==> flow/design.v <==
module IIR(clk, rst, Start, load, DIn, RAddr, data_done, WEN, Yn, WAddr, Finish);
	parameter n = 16;
	parameter m = 20;
	input clk, rst;
	input Start;
	input data_done;
	input [n-1:0]DIn;
	output WEN, load;
	output Finish;
	output [n-1:0]Yn;
	output [m-1:0]RAddr;
	output [m-1:0]WAddr;
	wire control_state;
	control_FSM control(
		.clk(clk), .rst(rst),
		.start(Start), .data_done(data_done), .load(load), .RAddr(RAddr), .state(control_state)
	);
	datapath dp(
		.clk(clk), .rst(rst),
		.command(control_state), .RAddr(RAddr), .DIn(DIn), .WEN(WEN), .Yn(Yn), .WAddr(WAddr), .finish(Finish)
	);
endmodule
module control_FSM(clk, rst, start, data_done, load, RAddr, state);
	parameter m = 20;
	parameter idle = 1'b0;
	parameter read = 1'b1;
	input clk, rst, start, data_done;
	output load, state;
	output [m-1:0]RAddr;
	reg load, state;
	reg [m-1:0]RAddr;
	reg next_load, next_state;
	reg [m-1:0]next_RAddr;
	always@(*) begin
		next_state = idle;
		next_load = 1'b0;
		next_RAddr = 0;
		case(state)
			idle: begin
				next_state = idle;
				next_RAddr = 0;
				next_load = 1'b0;
				if(start) begin
					next_state = read;
					next_RAddr = 0;
					next_load = 1'b1;
				end
			end
			read: begin
				next_state = read;
				next_RAddr = RAddr + 1;
				next_load = 1'b1;
				if(data_done) begin
					next_state = idle;
					next_RAddr = 0;
					next_load = 1'b0;
				end
			end
		endcase
	end
	always@(posedge clk or posedge rst) begin  
		if(rst)begin
			state <= 1'b0;
			load <= 1'b0;
			RAddr <= {m{1'b0}};
		end else begin
			state <= next_state;
			load <= next_load;
			RAddr <= next_RAddr;
		end
	end
endmodule
module datapath(clk, rst, command, RAddr, DIn, WEN, Yn, WAddr, finish);
	parameter idle = 1'b0;
	parameter write = 1'b1;
	parameter n = 16;
	parameter m = 20;
	input clk, rst, command;
	input [m-1:0]RAddr;
	input [n-1:0]DIn;
	output WEN, finish;
	output [n-1:0]Yn;
	output [m-1:0]WAddr;
	reg WEN, finish, state;
	reg [m-1:0]WAddr;
	reg next_WEN, next_finish, next_state;
	reg [m-1:0]next_WAddr;
	reg [n-1:0]x0, x1, x2, x3, x4, x5;
	reg [n-1:0]y0, y1, y2, y3, y4;
	wire [n-1:0]next_x0, next_x1, next_x2, next_x3, next_x4, next_x5;
	wire [n-1:0]next_y0, next_y1, next_y2, next_y3, next_y4;
	wire [n+6:0]a0, a1, a2, a3, a4, a5, b0, a_all;
	wire [n+8:0]b1, b2, b3, b4, b_all;
	wire [n-1:0]DIn_fix = ~command ? {n{1'b0}} : DIn;
	wire [n-1:0]x0_abs, x1_abs, x2_abs, x3_abs, x4_abs, x5_abs;
	wire [n-1:0]y0_abs, y1_abs, y2_abs, y3_abs, y4_abs;
	assign x0_abs = x0[n-1] ? (~x0 + 1) : x0;
	assign x1_abs = x1[n-1] ? (~x1 + 1) : x1;
	assign x2_abs = x2[n-1] ? (~x2 + 1) : x2;
	assign x3_abs = x3[n-1] ? (~x3 + 1) : x3;
	assign x4_abs = x4[n-1] ? (~x4 + 1) : x4;
	assign x5_abs = x5[n-1] ? (~x5 + 1) : x5;
	assign y0_abs = y0[n-1] ? (~y0 + 1) : y0;
	assign y1_abs = y1[n-1] ? (~y1 + 1) : y1;
	assign y2_abs = y2[n-1] ? (~y2 + 1) : y2;
	assign y3_abs = y3[n-1] ? (~y3 + 1) : y3;
	assign y4_abs = y4[n-1] ? (~y4 + 1) : y4;
	assign a_all = (x0[n-1] ? (~a0 + 1) : a0) +
				   (x1[n-1] ? (~a1 + 1) : a1) +
				   (x2[n-1] ? (~a2 + 1) : a2) +
				   (x3[n-1] ? (~a3 + 1) : a3) +
				   (x4[n-1] ? (~a4 + 1) : a4) +
				   (x5[n-1] ? (~a5 + 1) : a5) +
				   (y0[n-1] ? (~b0 + 1) : b0);
	assign b_all = (y1[n-1] ? b1 : (~b1 + 1)) +
				   (y2[n-1] ? (~b2 + 1) : b2) +
				   (y3[n-1] ? b3 : (~b3 + 1)) +
				   (y4[n-1] ? (~b4 + 1) : b4);
	assign Yn = a_all[n+6:7] + {b_all[n+8], b_all[n+5:7]};
	assign a0 = {x0_abs[n-1],
				( {x0_abs[n-2:0], 7'd0} >> 6 )+
				( {x0_abs[n-2:0], 7'd0} >> 9 )+
				( {x0_abs[n-2:0], 7'd0} >> 10)+
				( {x0_abs[n-2:0], 7'd0} >> 11)+
				( {x0_abs[n-2:0], 7'd0} >> 12)+
				( {x0_abs[n-2:0], 7'd0} >> 13) };
	assign a1 = {x1_abs[n-1],
				( {x1_abs[n-2:0], 7'd0} >> 6 )+
				( {x1_abs[n-2:0], 7'd0} >> 8 )+
				( {x1_abs[n-2:0], 7'd0} >> 10)+
				( {x1_abs[n-2:0], 7'd0} >> 11)+
				( {x1_abs[n-2:0], 7'd0} >> 14) };
	assign a2 = {x2_abs[n-1],
				( {x2_abs[n-2:0], 7'd0} >> 5 )+
				( {x2_abs[n-2:0], 7'd0} >> 8 )+
				( {x2_abs[n-2:0], 7'd0} >> 9 )+
				( {x2_abs[n-2:0], 7'd0} >> 11)+
				( {x2_abs[n-2:0], 7'd0} >> 14) };
	assign a3 = {x3_abs[n-1],
				( {x3_abs[n-2:0], 7'd0} >> 5 )+
				( {x3_abs[n-2:0], 7'd0} >> 8 )+
				( {x3_abs[n-2:0], 7'd0} >> 9 )+
				( {x3_abs[n-2:0], 7'd0} >> 11)+
				( {x3_abs[n-2:0], 7'd0} >> 14) };
	assign a4 = {x4_abs[n-1],
				( {x4_abs[n-2:0], 7'd0} >> 6 )+
				( {x4_abs[n-2:0], 7'd0} >> 8 )+
				( {x4_abs[n-2:0], 7'd0} >> 10)+
				( {x4_abs[n-2:0], 7'd0} >> 11)+
				( {x4_abs[n-2:0], 7'd0} >> 14) };
	assign a5 = {x5_abs[n-1],
				( {x5_abs[n-2:0], 7'd0} >> 6 )+
				( {x5_abs[n-2:0], 7'd0} >> 9 )+
				( {x5_abs[n-2:0], 7'd0} >> 10)+
				( {x5_abs[n-2:0], 7'd0} >> 11)+
				( {x5_abs[n-2:0], 7'd0} >> 12)+
				( {x5_abs[n-2:0], 7'd0} >> 13) };
	assign b0 = {y0_abs[n-1],
				( {y0_abs[n-2:0], 7'd0} >> 2 )+
				( {y0_abs[n-2:0], 7'd0} >> 3 )+
				( {y0_abs[n-2:0], 7'd0} >> 8 )+
				( {y0_abs[n-2:0], 7'd0} >> 11)+
				( {y0_abs[n-2:0], 7'd0} >> 13)+
				( {y0_abs[n-2:0], 7'd0} >> 14) };
	assign b1 = {y1_abs[n-1],
				( {2'd0, y1_abs[n-2:0], 7'd0}      )+
				( {2'd0, y1_abs[n-2:0], 7'd0} >> 1 )+
				( {2'd0, y1_abs[n-2:0], 7'd0} >> 3 )+
				( {2'd0, y1_abs[n-2:0], 7'd0} >> 6 )+
				( {2'd0, y1_abs[n-2:0], 7'd0} >> 7 )+
				( {2'd0, y1_abs[n-2:0], 7'd0} >> 8 )+
				( {2'd0, y1_abs[n-2:0], 7'd0} >> 10)+
				( {2'd0, y1_abs[n-2:0], 7'd0} >> 11)+
				( {2'd0, y1_abs[n-2:0], 7'd0} >> 12)+
				( {2'd0, y1_abs[n-2:0], 7'd0} >> 13) };
	assign b2 = {y2_abs[n-1],
				( {2'd0, y2_abs[n-2:0], 7'd0} << 1 )+
				( {2'd0, y2_abs[n-2:0], 7'd0}      )+
				( {2'd0, y2_abs[n-2:0], 7'd0} >> 2 )+
				( {2'd0, y2_abs[n-2:0], 7'd0} >> 4 )+
				( {2'd0, y2_abs[n-2:0], 7'd0} >> 5 )+
				( {2'd0, y2_abs[n-2:0], 7'd0} >> 6 )+
				( {2'd0, y2_abs[n-2:0], 7'd0} >> 7 )+
				( {2'd0, y2_abs[n-2:0], 7'd0} >> 8 ) };
	assign b3 = {y3_abs[n-1],
				( {2'd0, y3_abs[n-2:0], 7'd0} << 2 )+
				( {2'd0, y3_abs[n-2:0], 7'd0} >> 7 )+
				( {2'd0, y3_abs[n-2:0], 7'd0} >> 9 )+
				( {2'd0, y3_abs[n-2:0], 7'd0} >> 10)+
				( {2'd0, y3_abs[n-2:0], 7'd0} >> 12) };
	assign b4 = {y4_abs[n-1],
				( {2'd0, y4_abs[n-2:0], 7'd0} << 1 )+
				( {2'd0, y4_abs[n-2:0], 7'd0} >> 1 )+
				( {2'd0, y4_abs[n-2:0], 7'd0} >> 2 )+
				( {2'd0, y4_abs[n-2:0], 7'd0} >> 7 )+
				( {2'd0, y4_abs[n-2:0], 7'd0} >> 13)+
				( {2'd0, y4_abs[n-2:0], 7'd0} >> 14) };
	assign next_x0 = x1;
	assign next_x1 = x2;
	assign next_x2 = x3;
	assign next_x3 = x4;
	assign next_x4 = x5;
	assign next_x5 = DIn_fix;
	assign next_y0 = y1;
	assign next_y1 = y2;
	assign next_y2 = y3;
	assign next_y3 = y4;
	assign next_y4 = Yn;
	always@(*) begin
		next_state = idle;
		next_WEN = 1'b0;
		next_finish = 1'b0;
		next_WAddr = {m{1'b0}};
		case(state)
			idle: begin
				next_state = idle;
				next_WEN = 1'b0;
				next_finish = 1'b0;
				next_WAddr = {m{1'b0}};
				if(command) begin
					next_state = write;
					next_WEN = 1'b1;
					next_finish = 1'b0;
					next_WAddr = {m{1'b0}};
				end
			end
			write: begin
				next_state = write;
				next_WEN = 1'b1;
				next_finish = 1'b0;
				next_WAddr = RAddr;
				if(~command) begin
					next_state = idle;
					next_WEN = 1'b0;
					next_finish = 1'b1;
					next_WAddr = {m{1'b0}};
				end
			end
		endcase
	end
	always@(posedge clk or posedge rst) begin  
		if(rst)begin
			state <= 1'b0;
			WEN <= 1'b0;
			finish <= 1'b0;
			WAddr <= {m{1'b0}};
			x0 <= {n{1'b0}};
			x1 <= {n{1'b0}};
			x2 <= {n{1'b0}};
			x3 <= {n{1'b0}};
			x4 <= {n{1'b0}};
			x5 <= {n{1'b0}};
			y0 <= {n{1'b0}};
			y1 <= {n{1'b0}};
			y2 <= {n{1'b0}};
			y3 <= {n{1'b0}};
			y4 <= {n{1'b0}};
		end else begin
			state <= next_state;
			WEN <= next_WEN;
			finish <= next_finish;
			WAddr <= next_WAddr;
			x0 <= next_x0;
			x1 <= next_x1;
			x2 <= next_x2;
			x3 <= next_x3;
			x4 <= next_x4;
			x5 <= next_x5;
			y0 <= next_y0;
			y1 <= next_y1;
			y2 <= next_y2;
			y3 <= next_y3;
			y4 <= next_y4;
		end
	end
endmodule
Lab notebook: IIR

## Step by step through the tools: IIR

Module IIR before and after one edit of its RTL, step after step.
"unedited" refers to lines of the RTL above, "edited" to lines of the edited file.
"change": "edited" minus "unedited" as printed here. "relative change": 100 x difference / "unedited".
Operators: Yosys type, input widths -> output width; for muxes data width and select width s.
The mark -- stands for no value.

| set-up | value |
|---|---|
| top module | IIR |
| clock | clk |
| library | sky130hd |
| timing corner | tt_025C_1v80 |

## Edit of the RTL

The edit as a unified diff against the file above.
This change comes from a script, not from a designer. The edited design behaves differently; no optimisation was intended.

```diff
@@ -243,5 +243,4 @@
 			state <= 1'b0;
 			WEN <= 1'b0;
-			finish <= 1'b0;
 			WAddr <= {m{1'b0}};
 			x0 <= {n{1'b0}};
@@ -259,5 +258,4 @@
 			state <= next_state;
 			WEN <= next_WEN;
-			finish <= next_finish;
 			WAddr <= next_WAddr;
 			x0 <= next_x0;
@@ -274,3 +272,4 @@
 		end
 	end
+	always @(*) finish = next_finish;
 endmodule
```

## Word level

Counts by Yosys on the flattened word-level netlist (proc, flatten, opt, wreduce; memories kept). Register bits leave out memories and registers merged into their read ports (data or address); mux counts leave out enables and synchronous resets folded into registers. Print and check cells are left out. Cells with the same type and inputs are merged into one.

Word-level totals:

| item | unedited | edited | change | relative change (%) |
|---|---|---|---|---|
| register bits | 219 | 218 | -1 | -0.46 |
| input port bits | 20 | 20 | 0 | 0.00 |
| output and inout bits | 59 | 59 | 0 | 0.00 |

Cells by class:

| item | unedited | edited | change | relative change (%) |
|---|---|---|---|---|
| add/subtract/negate cells | 89 | 89 | 0 | 0.00 |
| mux-type cells | 33 | 33 | 0 | 0.00 |
| bitwise logic cells | 24 | 24 | 0 | 0.00 |

Operator kinds equal on both sides are left out: 45.

## Longest topological paths

Depth = most cells in a row (Yosys ltp): at word level without a register or memory, in the mapped netlist without a sequential cell, where the memories' decode and read muxes count.

Depth:

| item | unedited | edited | change | relative change (%) |
|---|---|---|---|---|
| word-level depth | 19 | 19 | 0 | 0.00 |
| ABC_AREA | 0 | 0 | -- | -- |
| depth in mapped cells | 54 | 57 | +3 | +5.56 |
| depth with buffers taken out | 54 | 57 | +3 | +5.56 |

## After synthesis

The flow's flattened synthesis, as Yosys stat reports it; memories are mapped. The netlist is that of the ABC_AREA named above (0 if unset); the other value can give another one.

Mapped netlist:

| item | unedited | edited | change | relative change (%) |
|---|---|---|---|---|
| cell count | 4856 | 4805 | -51 | -1.05 |
| chip area (Yosys) (sq um) | 44098.5 | 43784.5 | -314.0 | -0.71 |
| area of sequential cells (sq um) | 5480.3 | 5455.2 | -25.1 | -0.46 |
| flip-flop cells | 219 | 218 | -1 | -0.46 |
| buffers | 71 | 69 | -2 | -2.82 |

Cell types:

| cell type | unedited | edited | change | relative change (%) |
|---|---|---|---|---|
| sky130_fd_sc_hd__o21ai_0 | 236 | 206 | -30 | -12.71 |
| sky130_fd_sc_hd__a21oi_1 | 209 | 233 | +24 | +11.48 |
| sky130_fd_sc_hd__xor2_1 | 193 | 213 | +20 | +10.36 |
| sky130_fd_sc_hd__a21o_1 | 84 | 99 | +15 | +17.86 |
| sky130_fd_sc_hd__nor3_1 | 96 | 82 | -14 | -14.58 |
| sky130_fd_sc_hd__nand2b_1 | 75 | 63 | -12 | -16.00 |
| sky130_fd_sc_hd__or3_1 | 78 | 88 | +10 | +12.82 |
| sky130_fd_sc_hd__o21a_1 | 75 | 66 | -9 | -12.00 |
| sky130_fd_sc_hd__inv_1 | 668 | 660 | -8 | -1.20 |
| sky130_fd_sc_hd__or2_2 | 34 | 26 | -8 | -23.53 |
| sky130_fd_sc_hd__a21boi_0 | 15 | 8 | -7 | -46.67 |
| sky130_fd_sc_hd__xnor2_1 | 459 | 453 | -6 | -1.31 |
| sky130_fd_sc_hd__nand3_1 | 58 | 64 | +6 | +10.34 |
| sky130_fd_sc_hd__a211oi_1 | 39 | 33 | -6 | -15.38 |
| sky130_fd_sc_hd__o2111ai_1 | 11 | 5 | -6 | -54.55 |
| sky130_fd_sc_hd__nand2_1 | 274 | 269 | -5 | -1.82 |
| sky130_fd_sc_hd__nand4_1 | 22 | 17 | -5 | -22.73 |
| sky130_fd_sc_hd__nand4b_1 | 6 | 1 | -5 | -83.33 |

Cell types equal on both sides are left out: 13.
The list need not be complete.
By module: a second synthesis without flattening, with its own total; a netlist apart from the flattened one above.

Second synthesis, totals:

| item | unedited | edited | change | relative change (%) |
|---|---|---|---|---|
| cell total of the unflattened synthesis | 4564 | 4588 | +24 | +0.53 |
| area total of the unflattened synthesis (sq um) | 42468.2 | 42692.2 | +224.0 | +0.53 |

Rows give one instance, submodules left out.

Modules, unedited:

| module | times used | cells | area (sq um) | sequential area (sq um) |
|---|---|---|---|---|
| datapath | 1 | 4459 | 41472.3 | 4954.8 |
| control_FSM | 1 | 105 | 996.0 | 525.5 |
| IIR | 1 | 0 | 0.0 | 0.0 |

Modules, edited:

| module | times used | cells | area (sq um) | sequential area (sq um) |
|---|---|---|---|---|
| datapath | 1 | 4483 | 41696.2 | 4929.7 |
| control_FSM | 1 | 105 | 996.0 | 525.5 |
| IIR | 1 | 0 | 0.0 | 0.0 |

## Worst setup path after synthesis

OpenSTA on the mapped netlist: ideal clock, no wires. The path of least setup slack (recovery checks aside). Input and output delay are each 20% of the period. Register names are those of the netlist, which keeps one name where synthesis merged equal registers.

Timing path after synthesis:

| item | unedited | edited | change | relative change (%) |
|---|---|---|---|---|
| path kind | reg2out | reg2out | -- | -- |
| start | register dp.x5[5] | register dp.x0[15] | -- | -- |
| end | output port Yn[15] | output port Yn[15] | -- | -- |
| clock period (ps) | 16000 | 16000 | 0 | 0.00 |
| output delay (ps) | 3200 | 3200 | 0 | 0.00 |
| launch time at the first pin (ps) | 0 | 0 | 0 | -- |
| data arrival time (ps) | 12248 | 12317 | +69 | +0.56 |
| path slack (ps) | 552 | 483 | -69 | -- |
| delay of the path (ps) | 12248 | 12317 | +69 | +0.56 |
| stages | 54 | 53 | -1 | -1.85 |
| path buffers | 2 | 3 | +1 | +50.00 |
| synthesis period reached (ps) | 15448 | 15517 | +69 | +0.45 |

"delay of the path" = arrival - input delay + setup time.
A path that ends at an output port has no setup time.
"stages" counts driving pins, that of a launching flip-flop among them; a cell with two outputs on the path counts twice.
"synthesis period reached" = period - worst setup slack (recovery checks aside). The figure is calculated, with input and output delays left at 20% of the set period.
Between the ends stands the longest chain of elaborated cells between them, by number of cells; it is not shown to be the way that was timed. Of several equally long chains one is given.
Each line given opens the expression or statement behind the cell; cells for indexed reads and writes are added by Yosys, which also makes memories of some case tables.

| on the way, after synthesis, unedited | value |
|---|---|
| cell sequence | sky130_fd_sc_hd__dfrtp_1 > sky130_fd_sc_hd__or4_1 > sky130_fd_sc_hd__clkbuf_1 > sky130_fd_sc_hd__o41ai_2 > sky130_fd_sc_hd__xor2_1 > sky130_fd_sc_hd__inv_1 > sky130_fd_sc_hd__buf_2 > sky130_fd_sc_hd__ha_1 > sky130_fd_sc_hd__a21o_1 > sky130_fd_sc_hd__nor3_1 > sky130_fd_sc_hd__o32a_1 > sky130_fd_sc_hd__nor2_1 > sky130_fd_sc_hd__xnor2_1 > sky130_fd_sc_hd__fa_1 > sky130_fd_sc_hd__inv_1 > sky130_fd_sc_hd__fa_1 > sky130_fd_sc_hd__fa_1 > sky130_fd_sc_hd__inv_1 > [... 18 more ...] > sky130_fd_sc_hd__a211o_1 > sky130_fd_sc_hd__a21o_1 > sky130_fd_sc_hd__a21boi_0 > sky130_fd_sc_hd__o21a_1 > sky130_fd_sc_hd__o21a_1 > sky130_fd_sc_hd__o21a_1 > sky130_fd_sc_hd__nor2_1 > sky130_fd_sc_hd__ha_1 > sky130_fd_sc_hd__or3_1 > sky130_fd_sc_hd__o211a_1 > sky130_fd_sc_hd__o21a_1 > sky130_fd_sc_hd__o21ai_0 > sky130_fd_sc_hd__nand2b_1 > sky130_fd_sc_hd__a21oi_1 > sky130_fd_sc_hd__xnor2_1 > sky130_fd_sc_hd__xnor3_1 > sky130_fd_sc_hd__xnor3_1 > sky130_fd_sc_hd__xor2_1 |
| cells in the longest elaborated chain | 14 |
| elaborated cells between the ends (all ways) | 14 |
| RTL lines with such cells | 5 |
| classes of those cells | add/sub (10); mux (2); logic (2) |

RTL lines, path after synthesis, unedited:

| item | line | source |
|---|---|---|
| from (decl) | 88 | `reg [n-1:0]x0, x1, x2, x3, x4, x5;` |
| from (assign) | 252 | `x5 <= {n{1'b0}};` |
| from (assign) | 268 | `x5 <= next_x5;` |
| $not 16->16 | 102 | `assign x5_abs = x5[n-1] ? (~x5 + 1) : x5;` |
| $add 16x1->16 | 102 |  |
| $mux 16 | 102 |  |
| $add 16x13->17 | 152 | `( {x5_abs[n-2:0], 7'd0} >> 6 )+` |
| $add 22x12->22 | 152 |  |
| $add 22x11->22 | 152 |  |
| $add 22x10->22 | 152 |  |
| $add 22x9->22 | 152 |  |
| $not 23->23 | 113 | `(x5[n-1] ? (~a5 + 1) : a5) +` |
| $add 23x1->23 | 113 |  |
| $mux 23 | 113 |  |
| $add 23x23->23 x2 | 108 | `assign a_all = (x0[n-1] ? (~a0 + 1) : a0) +` |
| $add 16x16->16 | 119 | `assign Yn = a_all[n+6:7] + {b_all[n+8], b_all[n+5:7]};` |
| to (decl) | 10 | `output [n-1:0]Yn;` |

| on the way, after synthesis, edited | value |
|---|---|
| cell sequence | sky130_fd_sc_hd__dfrtp_1 > sky130_fd_sc_hd__clkbuf_1 > sky130_fd_sc_hd__clkbuf_1 > sky130_fd_sc_hd__o21ai_0 > sky130_fd_sc_hd__xnor2_1 > sky130_fd_sc_hd__ha_1 > sky130_fd_sc_hd__nor2b_1 > sky130_fd_sc_hd__a311oi_1 > sky130_fd_sc_hd__xnor2_1 > sky130_fd_sc_hd__fa_1 > sky130_fd_sc_hd__inv_1 > sky130_fd_sc_hd__fa_1 > sky130_fd_sc_hd__fa_1 > sky130_fd_sc_hd__inv_1 > sky130_fd_sc_hd__ha_1 > sky130_fd_sc_hd__clkbuf_1 > sky130_fd_sc_hd__o21a_1 > sky130_fd_sc_hd__nor2_1 > [... 17 more ...] > sky130_fd_sc_hd__nand4_1 > sky130_fd_sc_hd__nor3b_1 > sky130_fd_sc_hd__a21oi_1 > sky130_fd_sc_hd__nand3b_1 > sky130_fd_sc_hd__a21oi_1 > sky130_fd_sc_hd__nor2b_1 > sky130_fd_sc_hd__nor3_1 > sky130_fd_sc_hd__nor2_1 > sky130_fd_sc_hd__ha_1 > sky130_fd_sc_hd__nand2_1 > sky130_fd_sc_hd__o41ai_1 > sky130_fd_sc_hd__a21o_1 > sky130_fd_sc_hd__a21oi_1 > sky130_fd_sc_hd__xnor2_1 > sky130_fd_sc_hd__xnor3_1 > sky130_fd_sc_hd__xnor2_2 > sky130_fd_sc_hd__xor2_1 > sky130_fd_sc_hd__xnor3_1 |
| cells in the longest elaborated chain | 16 |
| elaborated cells between the ends (all ways) | 18 |
| RTL lines with such cells | 4 |
| classes of those cells | add/sub (14); mux (2); logic (2) |

RTL lines, path after synthesis, edited:

| item | line | source |
|---|---|---|
| from (decl) | 88 | `reg [n-1:0]x0, x1, x2, x3, x4, x5;` |
| from (assign) | 246 | `x0 <= {n{1'b0}};` |
| from (assign) | 261 | `x0 <= next_x0;` |
| $mux 16 | 97 | `assign x0_abs = x0[n-1] ? (~x0 + 1) : x0;` |
| $add 16x13->17 | 121 | `( {x0_abs[n-2:0], 7'd0} >> 6 )+` |
| $add 22x12->22 | 121 |  |
| $add 22x11->22 | 121 |  |
| $add 22x10->22 | 121 |  |
| $add 22x9->22 | 121 |  |
| $not 23->23 | 108 | `assign a_all = (x0[n-1] ? (~a0 + 1) : a0) +` |
| $add 23x1->23 | 108 |  |
| $mux 23 | 108 |  |
| $add 23x23->23 x6 | 108 |  |
| $add 16x16->16 | 119 | `assign Yn = a_all[n+6:7] + {b_all[n+8], b_all[n+5:7]};` |
| to (decl) | 10 | `output [n-1:0]Yn;` |

## Path in the finished layout

From the final timing report of each run of pair A: the path of least setup slack in the routed layout; clock arrival at registers is part of the times.
The path's times are printed in steps of 10 ps; the period is the one set.

Timing path post-layout:

| item | unedited | edited | change | relative change (%) |
|---|---|---|---|---|
| path kind | reg2out | reg2out | -- | -- |
| start | register dp.y0[3] | register dp.x0[1] | -- | -- |
| end | output port Yn[15] | output port Yn[15] | -- | -- |
| clock period (ps) | 16000 | 16000 | 0 | 0.00 |
| output delay (ps) | 3200 | 3200 | 0 | 0.00 |
| launch time at the first pin (ps) | 570 | 580 | +10 | +1.75 |
| data arrival time (ps) | 12510 | 12920 | +410 | +3.28 |
| path slack (ps) | 290 | -120 | -410 | -- |
| stages | 49 | 57 | +8 | +16.33 |
| path buffers | 5 | 8 | +3 | +60.00 |

Between the ends stands the longest chain of elaborated cells between them, by number of cells; it is not shown to be the way that was timed. Of several equally long chains one is given.

| on the way, post-layout, unedited | value |
|---|---|
| cell sequence | sky130_fd_sc_hd__dfrtp_1 > sky130_fd_sc_hd__or3_1 > sky130_fd_sc_hd__or3b_4 > sky130_fd_sc_hd__or3_4 > sky130_fd_sc_hd__o31a_1 > sky130_fd_sc_hd__xor2_2 > sky130_fd_sc_hd__inv_1 > sky130_fd_sc_hd__fa_1 > sky130_fd_sc_hd__inv_1 > sky130_fd_sc_hd__fa_1 > sky130_fd_sc_hd__fa_1 > sky130_fd_sc_hd__ha_4 > sky130_fd_sc_hd__o211ai_1 > sky130_fd_sc_hd__a21o_1 > sky130_fd_sc_hd__nand2b_1 > sky130_fd_sc_hd__o211ai_1 > sky130_fd_sc_hd__and2_1 > sky130_fd_sc_hd__or3_1 > [... 13 more ...] > sky130_fd_sc_hd__a21boi_2 > sky130_fd_sc_hd__o21a_1 > sky130_fd_sc_hd__o21a_1 > sky130_fd_sc_hd__o21a_1 > sky130_fd_sc_hd__buf_4 > sky130_fd_sc_hd__o41ai_2 > sky130_fd_sc_hd__buf_4 > sky130_fd_sc_hd__inv_1 > sky130_fd_sc_hd__a21oi_1 > sky130_fd_sc_hd__xnor2_1 > sky130_fd_sc_hd__ha_1 > sky130_fd_sc_hd__a21oi_2 > sky130_fd_sc_hd__xnor2_1 > sky130_fd_sc_hd__xnor3_1 > sky130_fd_sc_hd__xnor3_1 > sky130_fd_sc_hd__xor2_1 > sky130_fd_sc_hd__buf_4 > sky130_fd_sc_hd__buf_6 |
| cells in the longest elaborated chain | 13 |
| elaborated cells between the ends (all ways) | 13 |
| RTL lines with such cells | 5 |
| classes of those cells | add/sub (9); mux (2); logic (2) |

RTL lines, path post-layout, unedited:

| item | line | source |
|---|---|---|
| from (decl) | 89 | `reg [n-1:0]y0, y1, y2, y3, y4;` |
| from (assign) | 253 | `y0 <= {n{1'b0}};` |
| from (assign) | 269 | `y0 <= next_y0;` |
| $not 16->16 | 103 | `assign y0_abs = y0[n-1] ? (~y0 + 1) : y0;` |
| $add 16x1->16 | 103 |  |
| $mux 16 | 103 |  |
| $add 20x19->21 | 159 | `( {y0_abs[n-2:0], 7'd0} >> 2 )+` |
| $add 22x14->22 | 159 |  |
| $add 22x11->22 | 159 |  |
| $add 22x9->22 | 159 |  |
| $add 22x8->22 | 159 |  |
| $not 23->23 | 114 | `(y0[n-1] ? (~b0 + 1) : b0);` |
| $add 23x1->23 | 114 |  |
| $mux 23 | 114 |  |
| $add 23x23->23 | 108 | `assign a_all = (x0[n-1] ? (~a0 + 1) : a0) +` |
| $add 16x16->16 | 119 | `assign Yn = a_all[n+6:7] + {b_all[n+8], b_all[n+5:7]};` |
| to (decl) | 10 | `output [n-1:0]Yn;` |

| on the way, post-layout, edited | value |
|---|---|
| cell sequence | sky130_fd_sc_hd__dfrtp_1 > sky130_fd_sc_hd__inv_1 > sky130_fd_sc_hd__ha_1 > sky130_fd_sc_hd__buf_4 > sky130_fd_sc_hd__nand4bb_1 > sky130_fd_sc_hd__buf_4 > sky130_fd_sc_hd__o41ai_2 > sky130_fd_sc_hd__xnor2_1 > sky130_fd_sc_hd__ha_1 > sky130_fd_sc_hd__nor2b_1 > sky130_fd_sc_hd__nor2_1 > sky130_fd_sc_hd__a21oi_4 > sky130_fd_sc_hd__xor2_2 > sky130_fd_sc_hd__fa_1 > sky130_fd_sc_hd__fa_1 > sky130_fd_sc_hd__ha_1 > sky130_fd_sc_hd__ha_1 > sky130_fd_sc_hd__a21oi_1 > [... 21 more ...] > sky130_fd_sc_hd__buf_4 > sky130_fd_sc_hd__a211o_1 > sky130_fd_sc_hd__nand3b_1 > sky130_fd_sc_hd__a21oi_2 > sky130_fd_sc_hd__buf_4 > sky130_fd_sc_hd__xnor2_1 > sky130_fd_sc_hd__ha_1 > sky130_fd_sc_hd__nand2_1 > sky130_fd_sc_hd__o41ai_2 > sky130_fd_sc_hd__buf_4 > sky130_fd_sc_hd__a21o_1 > sky130_fd_sc_hd__a21oi_2 > sky130_fd_sc_hd__xnor2_1 > sky130_fd_sc_hd__xnor3_1 > sky130_fd_sc_hd__xnor2_2 > sky130_fd_sc_hd__xor2_1 > sky130_fd_sc_hd__xnor3_2 > sky130_fd_sc_hd__buf_6 |
| cells in the longest elaborated chain | 18 |
| elaborated cells between the ends (all ways) | 18 |
| RTL lines with such cells | 4 |
| classes of those cells | add/sub (14); mux (2); logic (2) |

RTL lines, path post-layout, edited:

| item | line | source |
|---|---|---|
| from (decl) | 88 | `reg [n-1:0]x0, x1, x2, x3, x4, x5;` |
| from (assign) | 246 | `x0 <= {n{1'b0}};` |
| from (assign) | 261 | `x0 <= next_x0;` |
| $not 16->16 | 97 | `assign x0_abs = x0[n-1] ? (~x0 + 1) : x0;` |
| $add 16x1->16 | 97 |  |
| $mux 16 | 97 |  |
| $add 16x13->17 | 121 | `( {x0_abs[n-2:0], 7'd0} >> 6 )+` |
| $add 22x12->22 | 121 |  |
| $add 22x11->22 | 121 |  |
| $add 22x10->22 | 121 |  |
| $add 22x9->22 | 121 |  |
| $not 23->23 | 108 | `assign a_all = (x0[n-1] ? (~a0 + 1) : a0) +` |
| $add 23x1->23 | 108 |  |
| $mux 23 | 108 |  |
| $add 23x23->23 x6 | 108 |  |
| $add 16x16->16 | 119 | `assign Yn = a_all[n+6:7] + {b_all[n+8], b_all[n+5:7]};` |
| to (decl) | 10 | `output [n-1:0]Yn;` |

## Measured runs

Both versions went through the flow (Yosys, OpenROAD) with the same settings in each pair. Constraints: input delay and output delay 20% of the set period each, output load 0.01 pF.

| flow settings, pair A | value |
|---|---|
| period_ns | 16.0 |
| CAP_MARGIN | 20 |
| CORE_MARGIN | 2 |
| CORE_UTILIZATION | 40 |
| SLEW_MARGIN | 20 |

Final reports, pair A:

| item | unedited | edited | change | relative change (%) |
|---|---|---|---|---|
| area of the synthesized netlist (sq um) | 44098.5 | 43784.5 | -314.0 | -0.71 |
| area inside the die boundary (sq um) | 112920.0 | 112125.0 | -795.0 | -0.70 |
| standard-cell area after routing (sq um) | 50449.6 | 49177.2 | -1272.4 | -2.52 |
| utilization after routing (%) | 46.2 | 45.2 | -1.0 | -- |
| worst setup slack after layout (ps) | 286 | -121 | -407 | -- |
| final setup TNS (ps) | 0 | -121 | -121 | -- |
| worst-case hold slack (ps) | 417 | 382 | -35 | -- |
| clock period achieved (ps) | 15714 | 16121 | +407 | +2.59 |

| flow settings, pair B | value |
|---|---|
| CAP_MARGIN | 40 |
| CELL_PAD_IN_SITES_DETAIL_PLACEMENT | 0 |
| CORE_ASPECT_RATIO | 1.21 |
| CORE_UTILIZATION | 46 |
| GPL_ROUTABILITY_DRIVEN | 0 |
| MIN_ROUTING_LAYER | met1 |
| PLACE_DENSITY_LB_ADDON | 0.04 |
| TNS_END_PERCENT | 35 |
| period_ns | 9.18 |
| CORE_MARGIN | 2 |
| SLEW_MARGIN | 20 |

Final reports, pair B:

| item | unedited | edited | change | relative change (%) |
|---|---|---|---|---|
| area of the synthesized netlist (sq um) | 44098.5 | 43784.5 | -314.0 | -0.71 |
| area inside the die boundary (sq um) | 98370.4 | 97678.5 | -691.9 | -0.70 |
| standard-cell area after routing (sq um) | 61179.9 | 61233.7 | +53.8 | +0.09 |
| utilization after routing (%) | 64.5 | 64.8 | +0.3 | -- |
| worst setup slack after layout (ps) | -5192 | -5171 | +21 | -- |
| final setup TNS (ps) | -76148 | -75949 | +199 | -- |
| worst-case hold slack (ps) | 404 | 378 | -26 | -- |
| clock period achieved (ps) | 14372 | 14351 | -21 | -0.15 |

"clock period achieved" means the clock period less the worst setup slack. The figure is calculated, with input and output delays left at 20% of the set period.
